==> flow/design.v <==
module bellmanford (reset, clock, GMAR1, GMDR1, GMAR2, GMDR2, IMAR, IMDR, WMAR1, WMAR2, WMDR1, WMDR2, WMWDR, WMWAR, WMWE, OMAR, OMDR, OMWAR, OMWDR, OMWE, NegCycle, Finish);
input clock,reset;
output reg [12:0] GMAR1;
input wire [127:0] GMDR1;
output reg [12:0] GMAR2;
input wire [127:0] GMDR2;
output reg [12:0] IMAR;
input wire [7:0] IMDR;
output reg [12:0] WMAR1;
input wire [127:0] WMDR1;
output reg [12:0] WMAR2;
input wire [127:0] WMDR2;
output reg [12:0] WMWAR;
output reg [127:0] WMWDR;
output reg WMWE;
output wire [12:0] OMAR;
output wire [15:0] OMDR;
assign OMAR = 13'b0;
assign OMDR = 16'b0;
output reg [12:0] OMWAR;
output reg [15:0] OMWDR;
output reg OMWE;
output reg NegCycle;
output reg Finish;
parameter [4:0]  
Init    = 4'b0000,
Init1   = 4'b0001,
Init2   = 4'b0010,
Init3   = 4'b0011,
Upd_S   = 4'b0100,
Upd_D   = 4'b0101, 
BFA1    = 4'b0110,
BFA_Stall1 = 4'b0111,
BFA2    = 4'b1000,
BFA_Stall2    = 4'b1001,
BFA3    = 4'b1010,
BFA_Stall3 = 4'b1011,
BFA4    = 4'b1100,
BFA5    = 4'b1101,
BFA_Stall4 = 4'b1110,
BFA6    = 4'b1111,
OP1     = 5'b10000,
OP_Stall1 = 5'b10001,
OP2     = 5'b10010,
OP3     = 5'b10011,
OP4     = 5'b10100,
OP_Stall2 = 5'b10101,
Refresh1 = 5'b10110,
Refresh2 = 5'b10111,
End1 = 5'b11000,
End2 = 5'b11001,
End3 = 5'b11010;
reg [127:0] GMDR1_reg;
reg [127:0] GMDR2_reg;
reg [7:0] IMDR_reg;
reg [127:0] WMDR1_reg;
reg [127:0] WMDR2_reg;
always@(posedge clock)
begin
    GMDR1_reg <= GMDR1;
    GMDR2_reg <= GMDR2;
    IMDR_reg <= IMDR;
    WMDR1_reg <= WMDR1;
    WMDR2_reg <= WMDR2;
end
reg [7:0] NumNodes;
reg [7:0] NodeCounter;
reg [7:0] Ureg;
reg [7:0] NumLinks;
reg [7:0] LinkCounter;
reg [7:0] Vreg[0:8];
reg signed [7:0] Wreg[0:8];
reg signed [7:0] NewWeight;
reg [7:0] Sub;
reg BFA_flag;
reg signed [7:0] DistU;
reg First_Node;
reg NegativeCycleCheck;
reg FirstLine;
reg MultiLine;
reg [4:0]   current_state, next_state;
always@(posedge clock)
begin
       current_state <= next_state;
end
always@(posedge clock)
begin
	if(reset)
	begin
		WMWE <= 1'b0;
		OMWE <= 1'b0;
		Finish <= 1'b0;
		NegCycle <= 1'b0;
		GMAR1 <= 0;
		GMAR2 <= 0;
		IMAR <= 0;
		WMAR1 <= 0;
		WMAR2 <= 0;
		WMWAR <= 0;
		OMWAR <= 0;
		WMWDR <= 0;
	end
	else
	begin
    		casex(current_state)
    		Init:
    		    begin
                    GMAR1 <= 0;
                    GMAR2 <= 0;
                    IMAR <= 0;
                    WMWAR <= 0;
                    OMWAR <= 13'h1fff;
                    NodeCounter <= 8'h81;
                end
            Init1:
                begin
                end
            Init2:
                begin
                    GMAR1 <= GMAR1 + 1'b1;
                    if (NodeCounter == 8'h81)
                        begin
                            NumNodes <= GMDR1_reg[63:0] - 1'b1;
                            NodeCounter <= GMDR1_reg[7:0] - 2'b10;
    		    		    WMWAR <= WMWAR + 1'b1;
    		    		    WMWE <= 1'b1;
    		    		    WMWDR[127:107] <= 21'b100000000111111110000;
                            WMWDR[106:94] <= GMDR1_reg[12:0];
                        end
    		        else if(NodeCounter != 0)
    		    	    begin
    		    		    WMWAR <= WMWAR + 1'b1;
    		    		    WMWE <= 1'b1;
    		    		    WMWDR[127:107] <= 21'b100000000111111110000;
                            WMWDR[106:94] <= GMDR1_reg[12:0];
    		    		    NodeCounter <= NodeCounter - 8'b00000001;
    		    	    end
			        else
                        begin
                            WMWE <= 1'b0;
                            GMAR1 <= IMDR_reg - 1'b1;
                        end
                end
            Init3:
                begin
                     NodeCounter <= NumNodes;
                     IMAR <= IMAR + 1'b1;
                     OMWE <= 1'b0;
                     WMWE <= 1'b0;
                     GMAR1 <= IMAR + 1'b1;
                end
    		Upd_S:
                begin
				    WMWAR <= IMDR_reg;
                    WMWDR[127] = 1'b0;
                    WMWDR[126:119] = 0;
                    WMWDR[118:111] = IMDR_reg;
                    WMWDR[110:107] <= 4'b0010;
				    WMWE <= 1'b1;
				    WMAR1 <= IMDR_reg;                                       
                    NumLinks <= 0;
                    WMWDR[106:94] <= GMDR1_reg[12:0];
                end
            Upd_D:
                begin
				    WMWAR <= IMDR_reg;
                    WMWDR[127] = 1'b1;
                    WMWDR[126:119] = 8'h00;
                    WMWDR[118:111] = 8'hff;
                    WMWDR[110:107] <= 4'b0001;
				    WMWE <= 1'b1;
			    	WMAR2 <= GMDR2_reg[111:104];
                    WMWDR[106:94] <= GMDR1_reg[12:0];
                end
            BFA1:
                begin
                    IMAR <= IMAR - 1'b1;                                               
                    WMWE <= 1'b0;
                    First_Node <= 0;
                    NegativeCycleCheck <= 0;
                end
            BFA_Stall1:
                begin
                end
            BFA2:
                begin
                    FirstLine <= 1'b1;
                    casex(First_Node)
                        0:
                            begin
                                Ureg <= IMDR_reg;
                                NegativeCycleCheck <= 1'b1;
                                WMAR1 <= IMDR_reg;                                              
                                GMAR1 <= IMDR_reg - 1'b1;                                       
                                IMAR <= IMAR + 1'b1;
                            end
                        1:
                            begin
                                if(GMDR2_reg[127:120] == 0)
                                    begin
                                        NegativeCycleCheck <= 1'b0;
                                        Ureg <= GMDR1_reg[71:64];
                                        WMAR1 <= GMDR1_reg[71:64];                                
                                        NodeCounter <= NodeCounter - 1'b1;
                                        GMAR2 <= GMDR1_reg[71:64] - 1'b1;
                                    end
                                else if(WMDR1_reg[127] == 1'b0)
                                    begin
                                        Ureg <= WMAR1[7:0];
                                        GMAR2 <= WMAR1 - 1'b1;                            
                                    end
                                else if (WMDR1_reg[127] == 1'b1)
                                    begin
                                        if(WMAR1[7:0] == NumNodes)
                                            WMAR1 <= 0;
                                        else
                                            WMAR1 <= WMAR1 + 1'b1;
                                    end
                            end
                    endcase
                end
            BFA_Stall2:
                begin
                end
            BFA3:
                begin
                    GMAR1 <= 0;
                    if(First_Node == 1'b0)
                        GMAR2 <= GMDR1_reg[12:0];
                    else if (First_Node == 1'b1 && WMDR1_reg[127] == 1'b0)
                        GMAR2 <= GMDR2_reg[12:0];
                end
            BFA_Stall3:
                begin
                end
            BFA4:
                begin
                    if(FirstLine == 1'b1)
                        begin
                            DistU <= WMDR1_reg[126:119];
                            NumLinks <= GMDR2_reg[119:112];
                            if(GMDR2_reg[119:112] < 7)
                                begin
                                    MultiLine <= 1'b0;
                                    LinkCounter <= GMDR2_reg[119:112];
                                end
                            else
                                begin
                                    LinkCounter <= 7;
                                    MultiLine <= 1'b1;
                                end
				            Vreg[1] <= GMDR2_reg[111:104];
				            Wreg[1] <= GMDR2_reg[103:96];
				            Vreg[2] <= GMDR2_reg[95:88];
				            Wreg[2] <= GMDR2_reg[87:80];
				            Vreg[3] <= GMDR2_reg[79:72];
				            Wreg[3] <= GMDR2_reg[71:64]; 
				            Vreg[4] <= GMDR2_reg[63:56];
				            Wreg[4] <= GMDR2_reg[55:48]; 
				            Vreg[5] <= GMDR2_reg[47:40];
				            Wreg[5] <= GMDR2_reg[39:32]; 
				            Vreg[6] <= GMDR2_reg[31:24];
				            Wreg[6] <= GMDR2_reg[23:16];
				            Vreg[7] <= GMDR2_reg[15:8];
				            Wreg[7] <= GMDR2_reg[7:0];
                            Vreg[8] <= 0;
                            Wreg[8] <= 0;
                        end
                    else
                        begin
                            if(NumLinks > 8)
                                begin
                                    MultiLine <= 1'b1;
                                    LinkCounter <= 8;
                                end
                            else
                                begin
                                    MultiLine <= 1'b0;
                                    LinkCounter <= NumLinks;
                                end
                            Vreg[1] <= GMDR2_reg[127:120];
                            Wreg[1] <= GMDR2_reg[119:112];
				            Vreg[2] <= GMDR2_reg[111:104];
				            Wreg[2] <= GMDR2_reg[103:96];
				            Vreg[3] <= GMDR2_reg[95:88];
				            Wreg[3] <= GMDR2_reg[87:80];
				            Vreg[4] <= GMDR2_reg[79:72];
				            Wreg[4] <= GMDR2_reg[71:64]; 
				            Vreg[5] <= GMDR2_reg[63:56];
				            Wreg[5] <= GMDR2_reg[55:48]; 
				            Vreg[6] <= GMDR2_reg[47:40];
				            Wreg[6] <= GMDR2_reg[39:32]; 
				            Vreg[7] <= GMDR2_reg[31:24];
				            Wreg[7] <= GMDR2_reg[23:16];
				            Vreg[8] <= GMDR2_reg[15:8];
				            Wreg[8] <= GMDR2_reg[7:0];
                        end
                    Sub <= 0;
                end
            BFA5:
                begin
                    WMWE <= 1'b0;
                    if(WMDR1_reg[127] == 1'b1)
                    begin
                        NumLinks <= 0;
                        LinkCounter <= 0;
                    end
                    if (NumLinks == 0)
                    begin
                       First_Node <= 1'b1;
                    end
                    if(LinkCounter == 0 )
                    begin
                       FirstLine <= 1'b0;
                       GMAR2 <= GMAR2 + 1'b1;
                    end
                    if(NumLinks == 0 && LinkCounter == 0)
                        WMAR1 <= WMAR1 + 1'b1;
                    case(Sub)
                        0: 
                            begin
                                WMAR2 <= Vreg[1];
                                NewWeight <= DistU + Wreg[1];
                            end
                        1: 
                            begin
                                WMAR2 <= Vreg[2];  
                                NewWeight <= DistU + Wreg[2];
                            end
                        2:  
                            begin
                                WMAR2 <= Vreg[3];  
                                NewWeight <= DistU + Wreg[3];
                            end
                        3:  
                            begin
                                WMAR2 <= Vreg[4];  
                                NewWeight <= DistU + Wreg[4];
                            end
                        4:  
                            begin
                                WMAR2 <= Vreg[5];  
                                NewWeight <= DistU + Wreg[5];
                            end
                        5:  
                            begin
                                WMAR2 <= Vreg[6];  
                                NewWeight <= DistU + Wreg[6];
                            end
                        6:  
                            begin
                                WMAR2 <= Vreg[7];  
                                NewWeight <= DistU + Wreg[7];
                            end
                        7:  
                            begin
                                WMAR2 <= Vreg[8];  
                                NewWeight <= DistU + Wreg[8];
                            end
                    endcase
                end
            BFA_Stall4:
                begin
                end
            BFA6:
                begin
                   if($signed(WMDR2_reg[126:119]) > NewWeight || WMDR2_reg[127] == 1)
                    begin
                        NegativeCycleCheck <= 1'b1;
                        casex(Sub)
                            0:  begin
                                    WMWAR <= Vreg[1]; 
                                end
                            1:  begin
                                    WMWAR <= Vreg[2]; 
                                end
                            2:  begin 
                                    WMWAR <= Vreg[3]; 
                                end
                            3:  begin 
                                    WMWAR <= Vreg[4]; 
                                end
                            4:  begin 
                                    WMWAR <= Vreg[5]; 
                                end
                            5:  begin 
                                    WMWAR <= Vreg[6]; 
                                end
                            6:  begin 
                                    WMWAR <= Vreg[7]; 
                                end
                            7:  begin 
                                    WMWAR <= Vreg[8]; 
                                end
                        endcase
                        WMWDR[127] = 1'b0;
                        WMWDR[126:119] <= NewWeight;
                        WMWDR[118:111] <= Ureg;
                        WMWDR[110:107] <= WMDR2_reg[110:107];
                        WMWDR[106:94] <= WMDR2_reg[106:94];
                        WMWE <= 1'b1;
                   end
                   LinkCounter <= LinkCounter - 1'b1;
                   NumLinks <= NumLinks - 1'b1;
                   Sub <= Sub + 1'b1;
                end
            OP1:
                begin
                    WMAR2 <= IMDR_reg;
                end
            OP_Stall1:
                begin
                end
            OP2:
                begin
                    OMWAR <= OMWAR + 1'b1;
                    OMWDR <= WMDR2_reg[126:119];
                    OMWE <= 1'b1;
                    WMAR2 <= WMDR2_reg[118:111];
                end
            OP3:
                begin
                    OMWAR <= OMWAR + 1'b1;
                    OMWDR <= IMDR_reg;
                    OMWE <= 1'b1;
                    IMAR <= IMAR + 1'b1;
                end
            OP4:
                begin
                    OMWDR <= WMAR2;
                    OMWE <= 1'b1;
                    OMWAR <= OMWAR + 1'b1;
                    WMAR2 <= WMDR2_reg[118:111];
                    WMAR1 <= NumNodes;
                end
            OP_Stall2:
                begin
                    OMWE <= 1'b0;
                end
            End1:
                begin
                    if(IMDR_reg == 8'hff)
                    begin
                        NodeCounter <= NumNodes;
                        OMWDR <= 16'hFFFF;
                        OMWE <= 1'b1;
                        OMWAR <= OMWAR + 1'b1;
                    end
                    else
                    begin
                        OMWDR <= 8'h0;
                        OMWE <= 1'b1;
                        OMWAR <= OMWAR + 1'b1;
                    end
                end
            Refresh1:
                begin
                    OMWE <= 1'b0;
                    WMWAR <= NumNodes;
                    WMWDR[127:107] <= 21'b100000000111111110000;
                    WMWDR[106:94] <= WMDR1_reg[104:96];
                    WMWE <= 1'b1;
                    IMAR <= IMAR + 1'b1;
                end
            Refresh2:
                begin
                    WMWAR <= WMWAR - 1'b1;
                    WMWDR[127:107] <= 21'b100000000111111110000;
                    WMWE <= 1'b1;
                end
            End2:
                begin
                    OMWE <= 1'b0;
                    WMWE <= 1'b0;
                    Finish <= 1'b1; 
                end
            End3:
                begin
                    NegCycle <= 1'b1; 
                end
        endcase
	end
end
always@(*)
begin
	if(reset)
		next_state = Init;
	else if(current_state == Init)
        next_state = Init1;
    else if(current_state == Init1)
        next_state = Init2;
    else if(current_state == Init2)
	begin
		if (NodeCounter == 0)
			next_state = Init3;
        else
            next_state <= Init1;
	end
	else if(current_state == Init3)
			next_state = Upd_S;
	else if(current_state == Upd_S)
			next_state = Upd_D;
    else if(current_state == Upd_D)
            next_state = BFA1;
	else if(current_state == BFA1)
            next_state = BFA_Stall1;
    else if(current_state == BFA_Stall1)
            next_state = BFA2;
	else if(current_state == BFA2)
    begin
        if (WMDR1_reg[127] == 1'b1)
            next_state = BFA_Stall1;
        else if(First_Node == 1)
        begin
            if ((NegativeCycleCheck == 1'b0) && GMDR2_reg[127:120] == 8'h00 )
                next_state = OP1;
            else if((NodeCounter == 8'h01) && (NegativeCycleCheck == 1'b0) && GMDR2_reg[127:120] == 8'h00)
                next_state = OP1;
            else if((NodeCounter == 8'h01) && (NegativeCycleCheck == 1'b1))
                next_state = End3;
            else
                next_state = BFA_Stall2;
            end
        else if (WMDR1_reg[127] == 1'b0 && First_Node == 1'b0)
            next_state = BFA_Stall2;
        else if (WMDR1_reg[127] == 1'b1)
            next_state = BFA_Stall1;
        else
            next_state = BFA_Stall2;
    end
	else if(current_state == BFA_Stall2)
            next_state = BFA3;
	else if(current_state == BFA3)
    begin
        if(WMDR1_reg[127] == 1'b1)
            next_state = BFA2;
        else
            next_state = BFA_Stall3;
    end
	else if(current_state == BFA_Stall3)
    begin
        if(WMDR1_reg[127] == 1'b1)
            next_state = BFA5;
        else
            next_state = BFA4;
    end
	else if(current_state == BFA4)
            next_state = BFA5;
	else if(current_state == BFA5)
    begin
        if (WMDR1_reg[127] == 1'b1)
            next_state = BFA_Stall1;
        else if(NumLinks == 0 && LinkCounter == 0)
            next_state = BFA_Stall1;
        else if (NumLinks != 0 && LinkCounter == 0)
            next_state = BFA_Stall3;
        else
            next_state = BFA_Stall4;
    end
	else if(current_state == BFA_Stall4)
            next_state = BFA6;
	else if(current_state == BFA6)
            next_state = BFA5;
    else if(current_state == OP1)
            next_state = OP_Stall1;
    else if(current_state == OP_Stall1)
            next_state = OP2;
    else if(current_state == OP2)
            next_state = OP3;
    else if(current_state == OP3)
            next_state = OP4;
    else if(current_state == OP4)
        begin
            if(WMDR2_reg[108] == 1'b1)
                next_state = End1;
            else
                next_state = OP_Stall2;
        end
    else if(current_state == OP_Stall2)
            next_state = OP4;
    else if(current_state == Refresh1)
        next_state = Refresh2;
    else if(current_state == Refresh2)
        begin
            if(WMWAR == 0)
                next_state = Init3;
            else
                next_state = Refresh2;
        end
    else if(current_state == End1)
        begin
            if(IMDR_reg == 8'hFF)
                next_state = Refresh1;
            else
                next_state = End2;
        end
    else
        next_state = current_state;
end
endmodule
* Tool chain data of bellmanford
Tool output for the design above, in the order of the flow. Line numbers count from 1 in the design file above. Cell names lack the library's common part. The mark n/a stands for no value.
Set-up: top module bellmanford, clock input clock, cell library sky130hd, timing corner tt_025C_1v80

* Word level
Counts by Yosys on the flattened word-level netlist (proc, flatten, opt, wreduce). Print and check cells are left out.
Word-level totals: flip-flop bits (word level) 809, input port bits 522, output and inout port bits 268, elaborated cells 349
Cells by class: add/sub/neg operators 26, $lt $le $gt $ge 3, equal/unequal tests 56, multiplexer cells 131, bitwise gates (word level) 4, reductions and logical operators 78
Operators with widths (count):
- parallel mux 13 bit (select 4 bit) | 6
- 2-to-1 mux 13 bit | 20
- 2-to-1 mux 8 bit | 32
- 2-to-1 mux 5 bit | 29
- parallel mux 13 bit (select 8 bit) | 1
- adder 13 x 1 -> 13 bit with constant B | 6
- parallel mux 13 bit (select 6 bit) | 1
- adder 8 bit | 8
- parallel mux 16 bit (select 4 bit) | 1
- parallel mux 8 bit (select 8 bit) | 1
- parallel mux 8 bit (select 4 bit) | 2
- == test 5 bit with constant B | 11
- parallel mux 13 bit (select 2 bit) | 2
- parallel mux 8 bit (select 3 bit) | 2
- nonzero test 4 bit | 10
- == test 5 x 4 -> 1 bit with constant B | 8
- subtractor 8 x 1 -> 8 bit with constant B | 5
- logical NOT 8 bit | 5
- parallel mux 8 bit (select 5 bit) | 1
- subtractor 13 x 1 -> 13 bit with constant B | 3
- AND reduction 3 bit | 11
- == test 8 x 3 -> 1 bit with constant B | 4
- parallel mux 8 bit (select 2 bit) | 2
- 2-to-1 mux 4 bit | 7
- nonzero test 25 bit | 1
- nonzero test 24 bit | 1
- nonzero test 8 bit | 3
- nonzero test 23 bit | 1
Not listed: further kinds 43, cells in them 114.

* Logic depth
Longest topological path by Yosys (ltp), each cell counted once; first at word level (registers and memories cut), then after technology mapping (sequential cells cut; the memories' decode and read muxes count).
Depth: depth after elaboration 27, ABC_AREA 0, gate-level depth with buffers 17, gate-level depth less buffers 13

* Netlist
Source: synth_stat.txt of the flow (Yosys; design flattened, memories mapped). It holds for the ABC_AREA given above (unset counts as 0); a run with the other value may have another netlist.
Mapped netlist: standard cells after synthesis 2357, chip area (Yosys) 24987.7 µm², sequential area 13332.8 µm², flip-flops 564, buffer cells 291
Cell types:
- dfxtp_1 | count 360, total area 7.21E+03 µm²
- edfxtp_1 | count 204, total area 6.13E+03 µm²
- mux2_2 | count 126, total area 1.42E+03 µm²
- buf_4 | count 135, total area 1.01E+03 µm²
- a21oi_1 | count 131, total area 655.629 µm²
- nor2_1 | count 171, total area 641.866 µm²
- ha_1 | count 49, total area 613.088 µm²
- xnor2_1 | count 66, total area 578.054 µm²
- nand2_1 | count 151, total area 566.794 µm²
- o21ai_0 | count 97, total area 485.466 µm²
- a222oi_1 | count 47, total area 470.451 µm²
- clkbuf_1 | count 125, total area 469.2 µm²
- xor2_1 | count 44, total area 385.37 µm²
- a22oi_1 | count 42, total area 315.302 µm²
- nand3_1 | count 58, total area 290.278 µm²
- a211oi_1 | count 32, total area 240.23 µm²
- nor3_1 | count 48, total area 240.23 µm²
- a221oi_1 | count 26, total area 227.718 µm²
Not listed: further types 63, cells in them 445.

* Timing after synthesis
Path of least setup slack by OpenSTA after synthesis, without wires, with an ideal clock, recovery checks aside; 20% of the period is set as input and as output delay. Where synthesis merged equal registers, the netlist keeps one of their names.
Path after synthesis: path kind input-to-reg, from in reset, to reg DistU[0], period 5.0 ns, input delay 1.000 ns, library setup time 0.336 ns, launch time at the first pin 1.000 ns, arrival 7.470 ns, required time 4.664 ns, path slack -2.806 ns, delay of the path 6.806 ns, driving pins on the path 4, buffers on the path 2, synthesis period reached 7.806 ns
"delay of the path" = arrival - input delay + setup time. "driving pins on the path": output pins that drive a net of the path, with the launching flip-flop's if there is one; two outputs of one cell count as two. "synthesis period reached" = period - worst setup slack (recovery checks aside). The figure is calculated, with input and output delays left at 20% of the set period. The rows between start and end are the longest chain of elaborated cells between them; the timing report does not say that the signal goes this way. Where chains are equally long, one stands for them. Each line given opens the expression or statement behind the cell; cells for indexed reads and writes are added by Yosys, which also makes memories of some case tables.
On the way, after synthesis: path through clkbuf_1 > clkbuf_1 > nor2_1 > and2_1, cells in the longest elaborated chain 2, elaborated cells on any way between the ends 2, source lines of those cells 0, those cells by class logic: 1; reduce/logical: 1
RTL lines, path after synthesis:
- start: declaration | RTL line 2 | input clock,reset;
- NOT 1 bit
- AND reduction 3 bit
- end: assignment | RTL line 240 | DistU <= WMDR1_reg[126:119];
- end: declaration | RTL line 76 | reg signed [7:0] DistU;

* Worst path after layout
Path of least setup slack in the final report of run 1 (OpenROAD, finished layout, wires in). Where an end is a register, its clock arrival counts in the times.
Path after layout: path kind reg-to-reg, from reg Sub[1], to reg NewWeight[7], period 6.59 ns, library setup time 0.26 ns, launch time at the first pin 0.64 ns, arrival 4.33 ns, required time 6.98 ns, path slack 2.65 ns, driving pins on the path 15, buffers on the path 1
The rows between start and end are the longest chain of elaborated cells between them; the timing report does not say that the signal goes this way. Where chains are equally long, one stands for them. At most two assigning lines are given for a register; there are more. Ways into the end's enable are left out, as the timed path ends at the data pin.
On the way, after layout: path through edfxtp_1 > inv_1 > ha_1 > buf_4 > a22oi_1 > nand2_1 > a21oi_1 > o21ai_0 > ha_1 > a21o_1 > a21oi_1 > nor2b_1 > o21a_1 > o41ai_1 > xnor2_1, cells in the longest elaborated chain 2, elaborated cells on any way between the ends 9, those cells by class eq/ne: 7; mux: 1; reduce/logical: 1
RTL lines, path after layout:
- start: declaration | RTL line 74 | reg [7:0] Sub;
- start: assignment | RTL line 298 | Sub <= 0;
- start: assignment | RTL line 405 | Sub <= Sub + 1'b1;
- == test 8 x 3 -> 1 bit | RTL line 319 | case(Sub)
- parallel mux 8 bit (select 8 bit) | RTL line 319
- end: assignment | RTL line 323 | NewWeight <= DistU + Wreg[1];
- end: assignment | RTL line 328 | NewWeight <= DistU + Wreg[2];
- end: declaration | RTL line 73 | reg signed [7:0] NewWeight;

==> results <==
Measured data: module bellmanford, platform sky130hd, 5 stored runs of the flow under differing settings, order arbitrary. Input and output delays are each 20% of the period that was set; the output load is 0.01 pF.
"achieved clock period" is the run's clock period less its worst setup slack. It is reckoned from that one timing run; input and output delays stay at 20% of the period that was set.
"power" is the tool's figure for a default switching activity; nothing was simulated.
[run 1] settings: CELL_PAD_IN_SITES_DETAIL_PLACEMENT=0, CORE_MARGIN=9, CORE_UTILIZATION=23, MAX_ROUTING_LAYER=met4, PLACE_DENSITY_LB_ADDON=0.13, SETUP_SLACK_MARGIN=1.48, period_ns=6.59, CAP_MARGIN=20, SLEW_MARGIN=20
[run 1] result: chip area after synthesis (Yosys) 24987.7 µm², die area 120833.0 µm², standard-cell area of the final layout 31895.6 µm², worst setup slack after layout 2.649 ns, worst hold slack 0.404 ns, power 8.209 mW, achieved clock period 3.941 ns
[run 2] settings: CAP_MARGIN=30, CORE_ASPECT_RATIO=1.09, CORE_MARGIN=5, CORE_UTILIZATION=35, GPL_ROUTABILITY_DRIVEN=0, PLACE_DENSITY_LB_ADDON=0.16, SLEW_MARGIN=25, TNS_END_PERCENT=85, period_ns=5.0
[run 2] result: chip area after synthesis (Yosys) 24987.7 µm², die area 76841.7 µm², standard-cell area of the final layout 31209.9 µm², worst setup slack after layout 1.304 ns, worst hold slack 0.400 ns, power 10.530 mW, achieved clock period 3.696 ns
[run 3] settings: CORE_MARGIN=8, CORE_UTILIZATION=56, GPL_ROUTABILITY_DRIVEN=0, TNS_END_PERCENT=85, period_ns=5.0, CAP_MARGIN=20, SLEW_MARGIN=20
[run 3] result: chip area after synthesis (Yosys) 24987.7 µm², die area 51635.7 µm², standard-cell area of the final layout 30441.7 µm², worst setup slack after layout 0.753 ns, worst hold slack 0.401 ns, power 10.159 mW, achieved clock period 4.247 ns
[run 4] settings: period_ns=5.01, CAP_MARGIN=20, CORE_MARGIN=2, CORE_UTILIZATION=40, SLEW_MARGIN=20
[run 4] result: chip area after synthesis (Yosys) 24987.7 µm², die area 64485.5 µm², standard-cell area of the final layout 30848.3 µm², worst setup slack after layout 0.972 ns, worst hold slack 0.410 ns, power 10.261 mW, achieved clock period 4.038 ns
[run 5] settings: CELL_PAD_IN_SITES_GLOBAL_PLACEMENT=3, CORE_ASPECT_RATIO=0.69, CORE_MARGIN=7, CTS_CLUSTER_SIZE=57, GPL_ROUTABILITY_DRIVEN=0, PLACE_DENSITY=0.61, SETUP_SLACK_MARGIN=1.25, period_ns=5.0, CAP_MARGIN=20, CORE_UTILIZATION=40, SLEW_MARGIN=20
[run 5] result: chip area after synthesis (Yosys) 24987.7 µm², die area 69784.3 µm², standard-cell area of the final layout 30576.8 µm², worst setup slack after layout 1.422 ns, worst hold slack 0.405 ns, power 9.833 mW, achieved clock period 3.578 ns
